==> flow/design.v <==
module datapath (
    part,
    clock,
    value,
    positive,
    reset,
    counter,
    result
);
    input part;
    input clock;
    input [15:0] value;
    input positive;
    input reset;
    output [15:0] counter;
    output [15:0] result;
    wire [15:0] _65 = 16'b0000000000000000;
    wire [15:0] _64 = 16'b0000000000000000;
    wire _102;
    wire _100;
    wire _101;
    wire _103;
    wire [15:0] _104;
    wire _96;
    wire _92;
    wire _93;
    wire _90;
    wire _91;
    wire _94;
    wire _95;
    wire _97;
    wire [15:0] _98;
    wire _86;
    wire _84;
    wire _81;
    wire _82;
    wire _79;
    wire _80;
    wire _83;
    wire _85;
    wire _87;
    wire [15:0] _88;
    wire [41:0] _73 = 42'b000000000000000000000010100011110101110001;
    wire [25:0] _71 = 26'b00000000000000000000000000;
    wire [41:0] _72;
    wire [83:0] _74;
    wire [57:0] _75;
    wire [25:0] _70 = 26'b00000000000000000000000000;
    wire [83:0] _76;
    wire [15:0] _77;
    wire [15:0] _78;
    wire [15:0] _89;
    wire [15:0] _99;
    wire [15:0] _105;
    wire [15:0] _67 = 16'b0000000000000001;
    wire [15:0] _68;
    wire [15:0] _62 = 16'b0000000000000000;
    wire [15:0] _58 = 16'b0000000001100100;
    wire [41:0] _53 = 42'b000000000000000000000010100011110101110001;
    wire [25:0] _51 = 26'b00000000000000000000000000;
    wire [41:0] _52;
    wire [83:0] _54;
    wire [57:0] _55;
    wire [25:0] _50 = 26'b00000000000000000000000000;
    wire [83:0] _56;
    wire [15:0] _57;
    wire [31:0] _59;
    wire [15:0] _60;
    wire [15:0] _48 = 16'b0000000000110010;
    wire [15:0] _44 = 16'b0000000001100100;
    wire [41:0] _39 = 42'b000000000000000000000010100011110101110001;
    wire [25:0] _37 = 26'b00000000000000000000000000;
    wire [41:0] _38;
    wire [83:0] _40;
    wire [57:0] _41;
    wire [25:0] _36 = 26'b00000000000000000000000000;
    wire [83:0] _42;
    wire [15:0] _43;
    wire [31:0] _45;
    wire [15:0] _46;
    wire [15:0] _34;
    wire [15:0] _29 = 16'b0000000001100100;
    wire [41:0] _24 = 42'b000000000000000000000010100011110101110001;
    wire [25:0] _22 = 26'b00000000000000000000000000;
    wire [41:0] _23;
    wire [83:0] _25;
    wire [57:0] _26;
    wire [25:0] _21 = 26'b00000000000000000000000000;
    wire [83:0] _27;
    wire [15:0] _28;
    wire [31:0] _30;
    wire [15:0] _31;
    wire [15:0] _32;
    wire [15:0] _19 = 16'b0000000001100100;
    wire [15:0] _20;
    wire [15:0] _33;
    wire [15:0] _35;
    wire [15:0] _47;
    wire [15:0] _49;
    wire [15:0] _61;
    wire _63;
    wire [15:0] _69;
    wire _2;
    wire [15:0] _106;
    wire [15:0] _107;
    wire [15:0] _3;
    reg [15:0] _66;
    wire vdd = 1'b1;
    wire [15:0] _16 = 16'b0000000000000000;
    wire [15:0] _15 = 16'b0000000000000000;
    wire _6;
    wire [15:0] _137 = 16'b0000000000110010;
    wire [15:0] _133 = 16'b0000000001100100;
    wire [41:0] _128 = 42'b000000000000000000000010100011110101110001;
    wire [25:0] _126 = 26'b00000000000000000000000000;
    wire [41:0] _127;
    wire [83:0] _129;
    wire [57:0] _130;
    wire [25:0] _125 = 26'b00000000000000000000000000;
    wire [83:0] _131;
    wire [15:0] _132;
    wire [31:0] _134;
    wire [15:0] _135;
    wire [15:0] _123;
    wire [15:0] _118 = 16'b0000000001100100;
    wire [41:0] _113 = 42'b000000000000000000000010100011110101110001;
    wire [25:0] _111 = 26'b00000000000000000000000000;
    wire [41:0] _112;
    wire [83:0] _114;
    wire [57:0] _115;
    wire [25:0] _110 = 26'b00000000000000000000000000;
    wire [83:0] _116;
    wire [15:0] _117;
    wire [31:0] _119;
    wire [15:0] _120;
    wire [15:0] _8;
    wire [15:0] _121;
    wire [15:0] _108 = 16'b0000000001100100;
    wire [15:0] _109;
    wire [15:0] _122;
    wire _10;
    wire [15:0] _124;
    wire [15:0] _136;
    wire _12;
    wire [15:0] _138;
    wire [15:0] _13;
    reg [15:0] _18;
    assign _102 = _49 == _62;
    assign _100 = _18 == _62;
    assign _101 = ~ _100;
    assign _103 = _101 & _102;
    assign _104 = _103 ? _67 : _62;
    assign _96 = _49 < _18;
    assign _92 = _49 == _62;
    assign _93 = ~ _92;
    assign _90 = _18 == _62;
    assign _91 = ~ _90;
    assign _94 = _91 & _93;
    assign _95 = _94 & _10;
    assign _97 = _95 & _96;
    assign _98 = _97 ? _67 : _62;
    assign _86 = _18 < _49;
    assign _84 = ~ _10;
    assign _81 = _49 == _62;
    assign _82 = ~ _81;
    assign _79 = _18 == _62;
    assign _80 = ~ _79;
    assign _83 = _80 & _82;
    assign _85 = _83 & _84;
    assign _87 = _85 & _86;
    assign _88 = _87 ? _67 : _62;
    assign _72 = { _71, _8 };
    assign _74 = _72 * _73;
    assign _75 = _74[83:26];
    assign _76 = { _70, _75 };
    assign _77 = _76[15:0];
    assign _78 = _66 + _77;
    assign _89 = _78 + _88;
    assign _99 = _89 + _98;
    assign _105 = _99 + _104;
    assign _68 = _66 + _67;
    assign _52 = { _51, _49 };
    assign _54 = _52 * _53;
    assign _55 = _54[83:26];
    assign _56 = { _50, _55 };
    assign _57 = _56[15:0];
    assign _59 = _57 * _58;
    assign _60 = _59[15:0];
    assign _38 = { _37, _35 };
    assign _40 = _38 * _39;
    assign _41 = _40[83:26];
    assign _42 = { _36, _41 };
    assign _43 = _42[15:0];
    assign _45 = _43 * _44;
    assign _46 = _45[15:0];
    assign _34 = _18 + _32;
    assign _23 = { _22, _8 };
    assign _25 = _23 * _24;
    assign _26 = _25[83:26];
    assign _27 = { _21, _26 };
    assign _28 = _27[15:0];
    assign _30 = _28 * _29;
    assign _31 = _30[15:0];
    assign _32 = _8 - _31;
    assign _20 = _18 + _19;
    assign _33 = _20 - _32;
    assign _35 = _10 ? _34 : _33;
    assign _47 = _35 - _46;
    assign _49 = _12 ? _48 : _47;
    assign _61 = _49 - _60;
    assign _63 = _61 == _62;
    assign _69 = _63 ? _68 : _66;
    assign _2 = part;
    assign _106 = _2 ? _105 : _69;
    assign _107 = _12 ? _62 : _106;
    assign _3 = _107;
    always @(posedge _6) begin
        _66 <= _3;
    end
    assign _6 = clock;
    assign _127 = { _126, _124 };
    assign _129 = _127 * _128;
    assign _130 = _129[83:26];
    assign _131 = { _125, _130 };
    assign _132 = _131[15:0];
    assign _134 = _132 * _133;
    assign _135 = _134[15:0];
    assign _123 = _18 + _121;
    assign _112 = { _111, _8 };
    assign _114 = _112 * _113;
    assign _115 = _114[83:26];
    assign _116 = { _110, _115 };
    assign _117 = _116[15:0];
    assign _119 = _117 * _118;
    assign _120 = _119[15:0];
    assign _8 = value;
    assign _121 = _8 - _120;
    assign _109 = _18 + _108;
    assign _122 = _109 - _121;
    assign _10 = positive;
    assign _124 = _10 ? _123 : _122;
    assign _136 = _124 - _135;
    assign _12 = reset;
    assign _138 = _12 ? _137 : _136;
    assign _13 = _138;
    always @(posedge _6) begin
        _18 <= _13;
    end
    assign counter = _18;
    assign result = _66;
endmodule
== Reports on datapath ==
What the tools print for datapath, step after step.
Line numbers count from 1 in the design file above.
A cell with - has no value.
Set-up
  design top: datapath
  clock: clock
  standard-cell library: sky130hd
  corner: tt_025C_1v80

== After elaboration ==
Source: Yosys, flattened and elaborated, memories not mapped. Widths are those after wreduce. Registers that Yosys merges into a memory's read port (data or address) are not register bits. Print and check cells do not count. Equal cells are merged and count once.
Bit counts
  flip-flop bits (word level): 32
  input port bits: 20
  output and inout port bits: 32
  cells after elaboration: 41
Operators by class
  add/sub/neg operators: 11
  multipliers: 6
  magnitude comparators: 2
  multiplexer cells: 7
  bitwise operators: 9
  reductions and logical operators: 4
Operators with widths (number)
  16-bit by 20-bit multiplier with 36-bit output (second input constant): 3
  10-bit by 5-bit multiplier with 14-bit output (second input constant): 3
  16-bit subtractor: 4
  16-bit 2-to-1 mux: 4
  16-bit by 1-bit adder with 16-bit output: 3
  16-bit zero test: 3
  16-bit adder: 2
  16-bit less-than comparator: 2
  16-bit by 1-bit adder with 16-bit output (second input constant): 1
  16-bit by 7-bit adder with 16-bit output (second input constant): 1
  1-bit bitwise AND: 6
  1-bit inverter: 3
  1-bit 2-to-1 mux: 3
  2-bit nonzero test: 1

== Logic depth ==
Depth = most cells in a row (Yosys ltp): at word level without a register or memory, in the mapped netlist without a sequential cell, where the memories' decode and read muxes count.
Logic depth
  depth after elaboration: 19
  ABC_AREA: 0
  gate-level depth with buffers: 143

== Mapped cells and area ==
Yosys stat after the flow's synthesis: flattened, memories mapped to cells. It holds for the ABC_AREA given above (unset counts as 0); a run with the other value may have another netlist.
The area totals of this step are shown rounded.
Cells by type
  sky130_fd_sc_hd__ha_1: number 631, area in all 7.9E+03 µm²
  sky130_fd_sc_hd__fa_1: number 318, area in all 6.37E+03 µm²
  sky130_fd_sc_hd__inv_1: number 613, area in all 2.3E+03 µm²
  sky130_fd_sc_hd__xnor2_1: number 86, area in all 753.222 µm²
  sky130_fd_sc_hd__dfxtp_1: number 32, area in all 640.614 µm²
  sky130_fd_sc_hd__a21oi_1: number 111, area in all 555.533 µm²
  sky130_fd_sc_hd__a21o_1: number 45, area in all 337.824 µm²
  sky130_fd_sc_hd__nor2_1: number 86, area in all 322.81 µm²
  sky130_fd_sc_hd__o21ai_0: number 58, area in all 290.278 µm²
  sky130_fd_sc_hd__nand2b_1: number 39, area in all 243.984 µm²
  sky130_fd_sc_hd__xor2_1: number 27, area in all 236.477 µm²
  sky130_fd_sc_hd__nand2_1: number 58, area in all 217.709 µm²
  sky130_fd_sc_hd__nand3_1: number 41, area in all 205.197 µm²
  sky130_fd_sc_hd__nor3_1: number 33, area in all 165.158 µm²
  sky130_fd_sc_hd__o21a_1: number 22, area in all 165.158 µm²
  sky130_fd_sc_hd__o21bai_1: number 18, area in all 135.13 µm²
  sky130_fd_sc_hd__nand4_1: number 20, area in all 125.12 µm²
  sky130_fd_sc_hd__or3_1: number 16, area in all 100.096 µm²
Not listed: further types 62, cells in them 218.
Mapped netlist
  standard cells after synthesis: 2472
  synthesis area: 22760 µm²
  sequential part of the area: 640.6 µm²
  flip-flops: 32

== Timing after synthesis ==
Path of least setup slack by OpenSTA after synthesis, without wires, with an ideal clock, recovery checks aside; 20% of the period is set as input and as output delay. Where synthesis merged equal registers, the netlist keeps one of their names.
Timing path after synthesis
  kind: input to register
  start: in value[4]
  end: reg _66[14]
  clock period: 42.0 ns
  library setup time: 0.070 ns
  arrival time: 38.754 ns
  data required time: 41.930 ns
  setup slack: 3.176 ns
  path delay: 30.424 ns
  driving pins on the path: 134
  path buffers: 1
  synthesis period reached: 38.824 ns
"path delay" = arrival - input delay + setup time.
"driving pins on the path" counts driving pins, that of a launching flip-flop among them; a cell with two outputs on the path counts twice.
"synthesis period reached" is the clock period less the worst setup slack; recovery checks do not enter. This is arithmetic on one report: input and output delays are still those of the set period (20% each).
Between the ends stands the longest chain of elaborated cells between them, by number of cells; it is not shown to be the way that was timed. Of several equally long chains one is given.
A line is the first line of the expression or statement that the cell stems from. Yosys adds cells for indexed reads and writes and turns some case tables into memories.
Between the ends, after synthesis
  cell sequence: sky130_fd_sc_hd__fa_1 > sky130_fd_sc_hd__inv_1 > sky130_fd_sc_hd__fa_1 > sky130_fd_sc_hd__fa_1 > sky130_fd_sc_hd__inv_1 > sky130_fd_sc_hd__fa_1 > sky130_fd_sc_hd__fa_1 > sky130_fd_sc_hd__inv_1 > sky130_fd_sc_hd__fa_1 > sky130_fd_sc_hd__inv_1 > sky130_fd_sc_hd__ha_1 > sky130_fd_sc_hd__or4_1 > sky130_fd_sc_hd__a21oi_1 > sky130_fd_sc_hd__o21ai_1 > sky130_fd_sc_hd__o21a_1 > sky130_fd_sc_hd__o21ai_0 > sky130_fd_sc_hd__nand2b_1 > sky130_fd_sc_hd__a21oi_1 > (+98 left out) > sky130_fd_sc_hd__o21ai_0 > sky130_fd_sc_hd__nand2b_1 > sky130_fd_sc_hd__a21o_1 > sky130_fd_sc_hd__a21oi_1 > sky130_fd_sc_hd__xor2_1 > sky130_fd_sc_hd__ha_1 > sky130_fd_sc_hd__inv_1 > sky130_fd_sc_hd__a222oi_1 > sky130_fd_sc_hd__o2111ai_1 > sky130_fd_sc_hd__nor4_1 > sky130_fd_sc_hd__nand4_1 > sky130_fd_sc_hd__or4_1 > sky130_fd_sc_hd__a2111o_1 > sky130_fd_sc_hd__or4_4 > sky130_fd_sc_hd__buf_6 > sky130_fd_sc_hd__o41a_1 > sky130_fd_sc_hd__or3_1 > sky130_fd_sc_hd__a21oi_1
  cells in the longest elaborated chain: 19
Ends and longest elaborated chain, after synthesis
  from (decl): line 12  | input [15:0] value;
  16-bit by 20-bit multiplier with 36-bit output: line 198  | assign _25 = _23 * _24;
  10-bit by 5-bit multiplier with 14-bit output: line 202  | assign _30 = _28 * _29;
  16-bit subtractor: line 204  | assign _32 = _8 - _31;
  16-bit subtractor: line 206  | assign _33 = _20 - _32;
  16-bit 2-to-1 mux: line 207  | assign _35 = _10 ? _34 : _33;
  16-bit by 20-bit multiplier with 36-bit output: line 190  | assign _40 = _38 * _39;
  10-bit by 5-bit multiplier with 14-bit output: line 194  | assign _45 = _43 * _44;
  (+5 left out)
  1-bit bitwise AND: line 169  | assign _85 = _83 & _84;
  1-bit bitwise AND: line 170  | assign _87 = _85 & _86;
  1-bit 2-to-1 mux: line 171  | assign _88 = _87 ? _67 : _62;
  16-bit by 1-bit adder with 16-bit output: line 178  | assign _89 = _78 + _88;
  16-bit by 1-bit adder with 16-bit output: line 179  | assign _99 = _89 + _98;
  16-bit by 1-bit adder with 16-bit output: line 180  | assign _105 = _99 + _104;
  16-bit 2-to-1 mux: line 214  | assign _106 = _2 ? _105 : _69;
  to (assign): line 218  | _66 <= _3;
  to (decl): line 107  | reg [15:0] _66;

== Path in the finished layout ==
From the final timing report of stored run 1: the path of least setup slack in the routed layout; clock arrival at registers is part of the times.
Timing path after layout
  kind: input to register
  start: in value[2]
  end: reg _66[13]
  clock period: 40.9 ns
  library setup time: 0.07 ns
  arrival time: 38.32 ns
  data required time: 41.11 ns
  setup slack: 2.79 ns
  driving pins on the path: 132
  path buffers: 4
Between the ends stands the longest chain of elaborated cells between them, by number of cells; it is not shown to be the way that was timed. Of several equally long chains one is given.
Between the ends, after layout
  cell sequence: sky130_fd_sc_hd__buf_2 > sky130_fd_sc_hd__fa_2 > sky130_fd_sc_hd__inv_1 > sky130_fd_sc_hd__fa_1 > sky130_fd_sc_hd__inv_1 > sky130_fd_sc_hd__fa_1 > sky130_fd_sc_hd__fa_1 > sky130_fd_sc_hd__inv_1 > sky130_fd_sc_hd__fa_1 > sky130_fd_sc_hd__fa_1 > sky130_fd_sc_hd__inv_1 > sky130_fd_sc_hd__ha_1 > sky130_fd_sc_hd__or4_4 > sky130_fd_sc_hd__a21oi_2 > sky130_fd_sc_hd__o21ai_2 > sky130_fd_sc_hd__o211a_1 > sky130_fd_sc_hd__o31ai_4 > sky130_fd_sc_hd__nand2b_1 > (+96 left out) > sky130_fd_sc_hd__ha_4 > sky130_fd_sc_hd__o21ai_1 > sky130_fd_sc_hd__nand2b_1 > sky130_fd_sc_hd__a21o_1 > sky130_fd_sc_hd__a21oi_2 > sky130_fd_sc_hd__xor2_1 > sky130_fd_sc_hd__ha_1 > sky130_fd_sc_hd__inv_2 > sky130_fd_sc_hd__a222oi_1 > sky130_fd_sc_hd__o2111ai_1 > sky130_fd_sc_hd__nor4_1 > sky130_fd_sc_hd__nand4_1 > sky130_fd_sc_hd__or4_1 > sky130_fd_sc_hd__a2111o_1 > sky130_fd_sc_hd__or4_4 > sky130_fd_sc_hd__o41a_1 > sky130_fd_sc_hd__or3_1 > sky130_fd_sc_hd__a21oi_1
  cells in the longest elaborated chain: 19
Ends and longest elaborated chain, after layout
  from (decl): line 12  | input [15:0] value;
  16-bit by 20-bit multiplier with 36-bit output: line 198  | assign _25 = _23 * _24;
  10-bit by 5-bit multiplier with 14-bit output: line 202  | assign _30 = _28 * _29;
  16-bit subtractor: line 204  | assign _32 = _8 - _31;
  16-bit subtractor: line 206  | assign _33 = _20 - _32;
  16-bit 2-to-1 mux: line 207  | assign _35 = _10 ? _34 : _33;
  16-bit by 20-bit multiplier with 36-bit output: line 190  | assign _40 = _38 * _39;
  10-bit by 5-bit multiplier with 14-bit output: line 194  | assign _45 = _43 * _44;
  (+5 left out)
  1-bit bitwise AND: line 169  | assign _85 = _83 & _84;
  1-bit bitwise AND: line 170  | assign _87 = _85 & _86;
  1-bit 2-to-1 mux: line 171  | assign _88 = _87 ? _67 : _62;
  16-bit by 1-bit adder with 16-bit output: line 178  | assign _89 = _78 + _88;
  16-bit by 1-bit adder with 16-bit output: line 179  | assign _99 = _89 + _98;
  16-bit by 1-bit adder with 16-bit output: line 180  | assign _105 = _99 + _104;
  16-bit 2-to-1 mux: line 214  | assign _106 = _2 ? _105 : _69;
  to (assign): line 218  | _66 <= _3;
  to (decl): line 107  | reg [15:0] _66;

Add stored flow runs of datapath

Settings and measured results of 5 stored flow runs for module datapath (sky130hd), not sorted in any way. The constraints put input and output delay at 20% of the set period each and load the outputs with 0.01 pF.
"achieved clock period": clock period set for the run, less the worst setup slack. It is reckoned from that one timing run; input and output delays stay at 20% of the period that was set.
"time on the worst setup path" means the part of the period allowed to the worst setup path (the constraints hold back 20% at inputs and 20% at outputs) less its slack; where the path has registers, the arrival times of their clocks count too.
Results are given in rounded form.

==> stored run 1: settings <==
{ "CORE_UTILIZATION": 40, "SETUP_SLACK_MARGIN": 5.0, "period_ns": 40.9, "CAP_MARGIN": 20, "CORE_MARGIN": 2, "SLEW_MARGIN": 20 }
==> stored run 1: results <==
cell area after synthesis: 22760 µm²
time on the worst setup path: 29.93 ns
class of the worst setup path: input to register
achieved clock period: 38.110 ns
smallest setup slack: 2.790 ns
total die area: 58830 µm²
final design utilization: 47.5 %

==> stored run 2: settings <==
{ "ABC_AREA": 1, "CAP_MARGIN": 5, "CELL_PAD_IN_SITES_DETAIL_PLACEMENT": 1, "CELL_PAD_IN_SITES_GLOBAL_PLACEMENT": 3, "CORE_ASPECT_RATIO": 1.28, "CORE_MARGIN": 6, "CORE_UTILIZATION": 35, "CTS_CLUSTER_DIAMETER": 206, "CTS_CLUSTER_SIZE": 69, "GPL_ROUTABILITY_DRIVEN": 0, "GPL_TIMING_DRIVEN": 0, "MAX_ROUTING_LAYER": "met4", "PLACE_DENSITY_LB_ADDON": 0.01, "SETUP_SLACK_MARGIN": 5.0, "SLEW_MARGIN": 10, "TNS_END_PERCENT": 60, "period_ns": 38.5 }
==> stored run 2: results <==
cell area after synthesis: 23870 µm²
time on the worst setup path: 26.36 ns
class of the worst setup path: input to register
achieved clock period: 34.062 ns
smallest setup slack: 4.438 ns
total die area: 74670 µm²
final design utilization: 42.6 %

==> stored run 3: settings <==
{ "CORE_ASPECT_RATIO": 1.4, "CORE_UTILIZATION": 39, "CTS_CLUSTER_SIZE": 18, "MIN_ROUTING_LAYER": "met1", "PLACE_DENSITY_LB_ADDON": 0.11, "SETUP_SLACK_MARGIN": -0.49, "period_ns": 30.9, "CAP_MARGIN": 20, "CORE_MARGIN": 2, "SLEW_MARGIN": 20 }
==> stored run 3: results <==
cell area after synthesis: 22760 µm²
time on the worst setup path: 29.35 ns
class of the worst setup path: input to register
achieved clock period: 35.531 ns
smallest setup slack: -4.631 ns
total die area: 60340 µm²
final design utilization: 51.5 %

==> stored run 4: settings <==
{ "ABC_AREA": 1, "CAP_MARGIN": 5, "CELL_PAD_IN_SITES_DETAIL_PLACEMENT": 1, "CELL_PAD_IN_SITES_GLOBAL_PLACEMENT": 3, "CORE_ASPECT_RATIO": 1.01, "CORE_MARGIN": 6, "CORE_UTILIZATION": 35, "CTS_CLUSTER_DIAMETER": 206, "CTS_CLUSTER_SIZE": 69, "GPL_ROUTABILITY_DRIVEN": 0, "GPL_TIMING_DRIVEN": 0, "MAX_ROUTING_LAYER": "met5", "PLACE_DENSITY_LB_ADDON": 0.01, "SETUP_SLACK_MARGIN": 5.0, "SLEW_MARGIN": 10, "TNS_END_PERCENT": 90, "period_ns": 38.5 }
==> stored run 4: results <==
cell area after synthesis: 23870 µm²
time on the worst setup path: 26.45 ns
class of the worst setup path: input to register
achieved clock period: 34.145 ns
smallest setup slack: 4.355 ns
total die area: 74620 µm²
final design utilization: 42.6 %

==> stored run 5: settings <==
{ "CORE_UTILIZATION": 27, "period_ns": 40.9, "CAP_MARGIN": 20, "CORE_MARGIN": 2, "SLEW_MARGIN": 20 }
==> stored run 5: results <==
cell area after synthesis: 22760 µm²
time on the worst setup path: 31.14 ns
class of the worst setup path: input to register
achieved clock period: 39.318 ns
smallest setup slack: 1.582 ns
total die area: 86640 µm²
final design utilization: 30.6 %
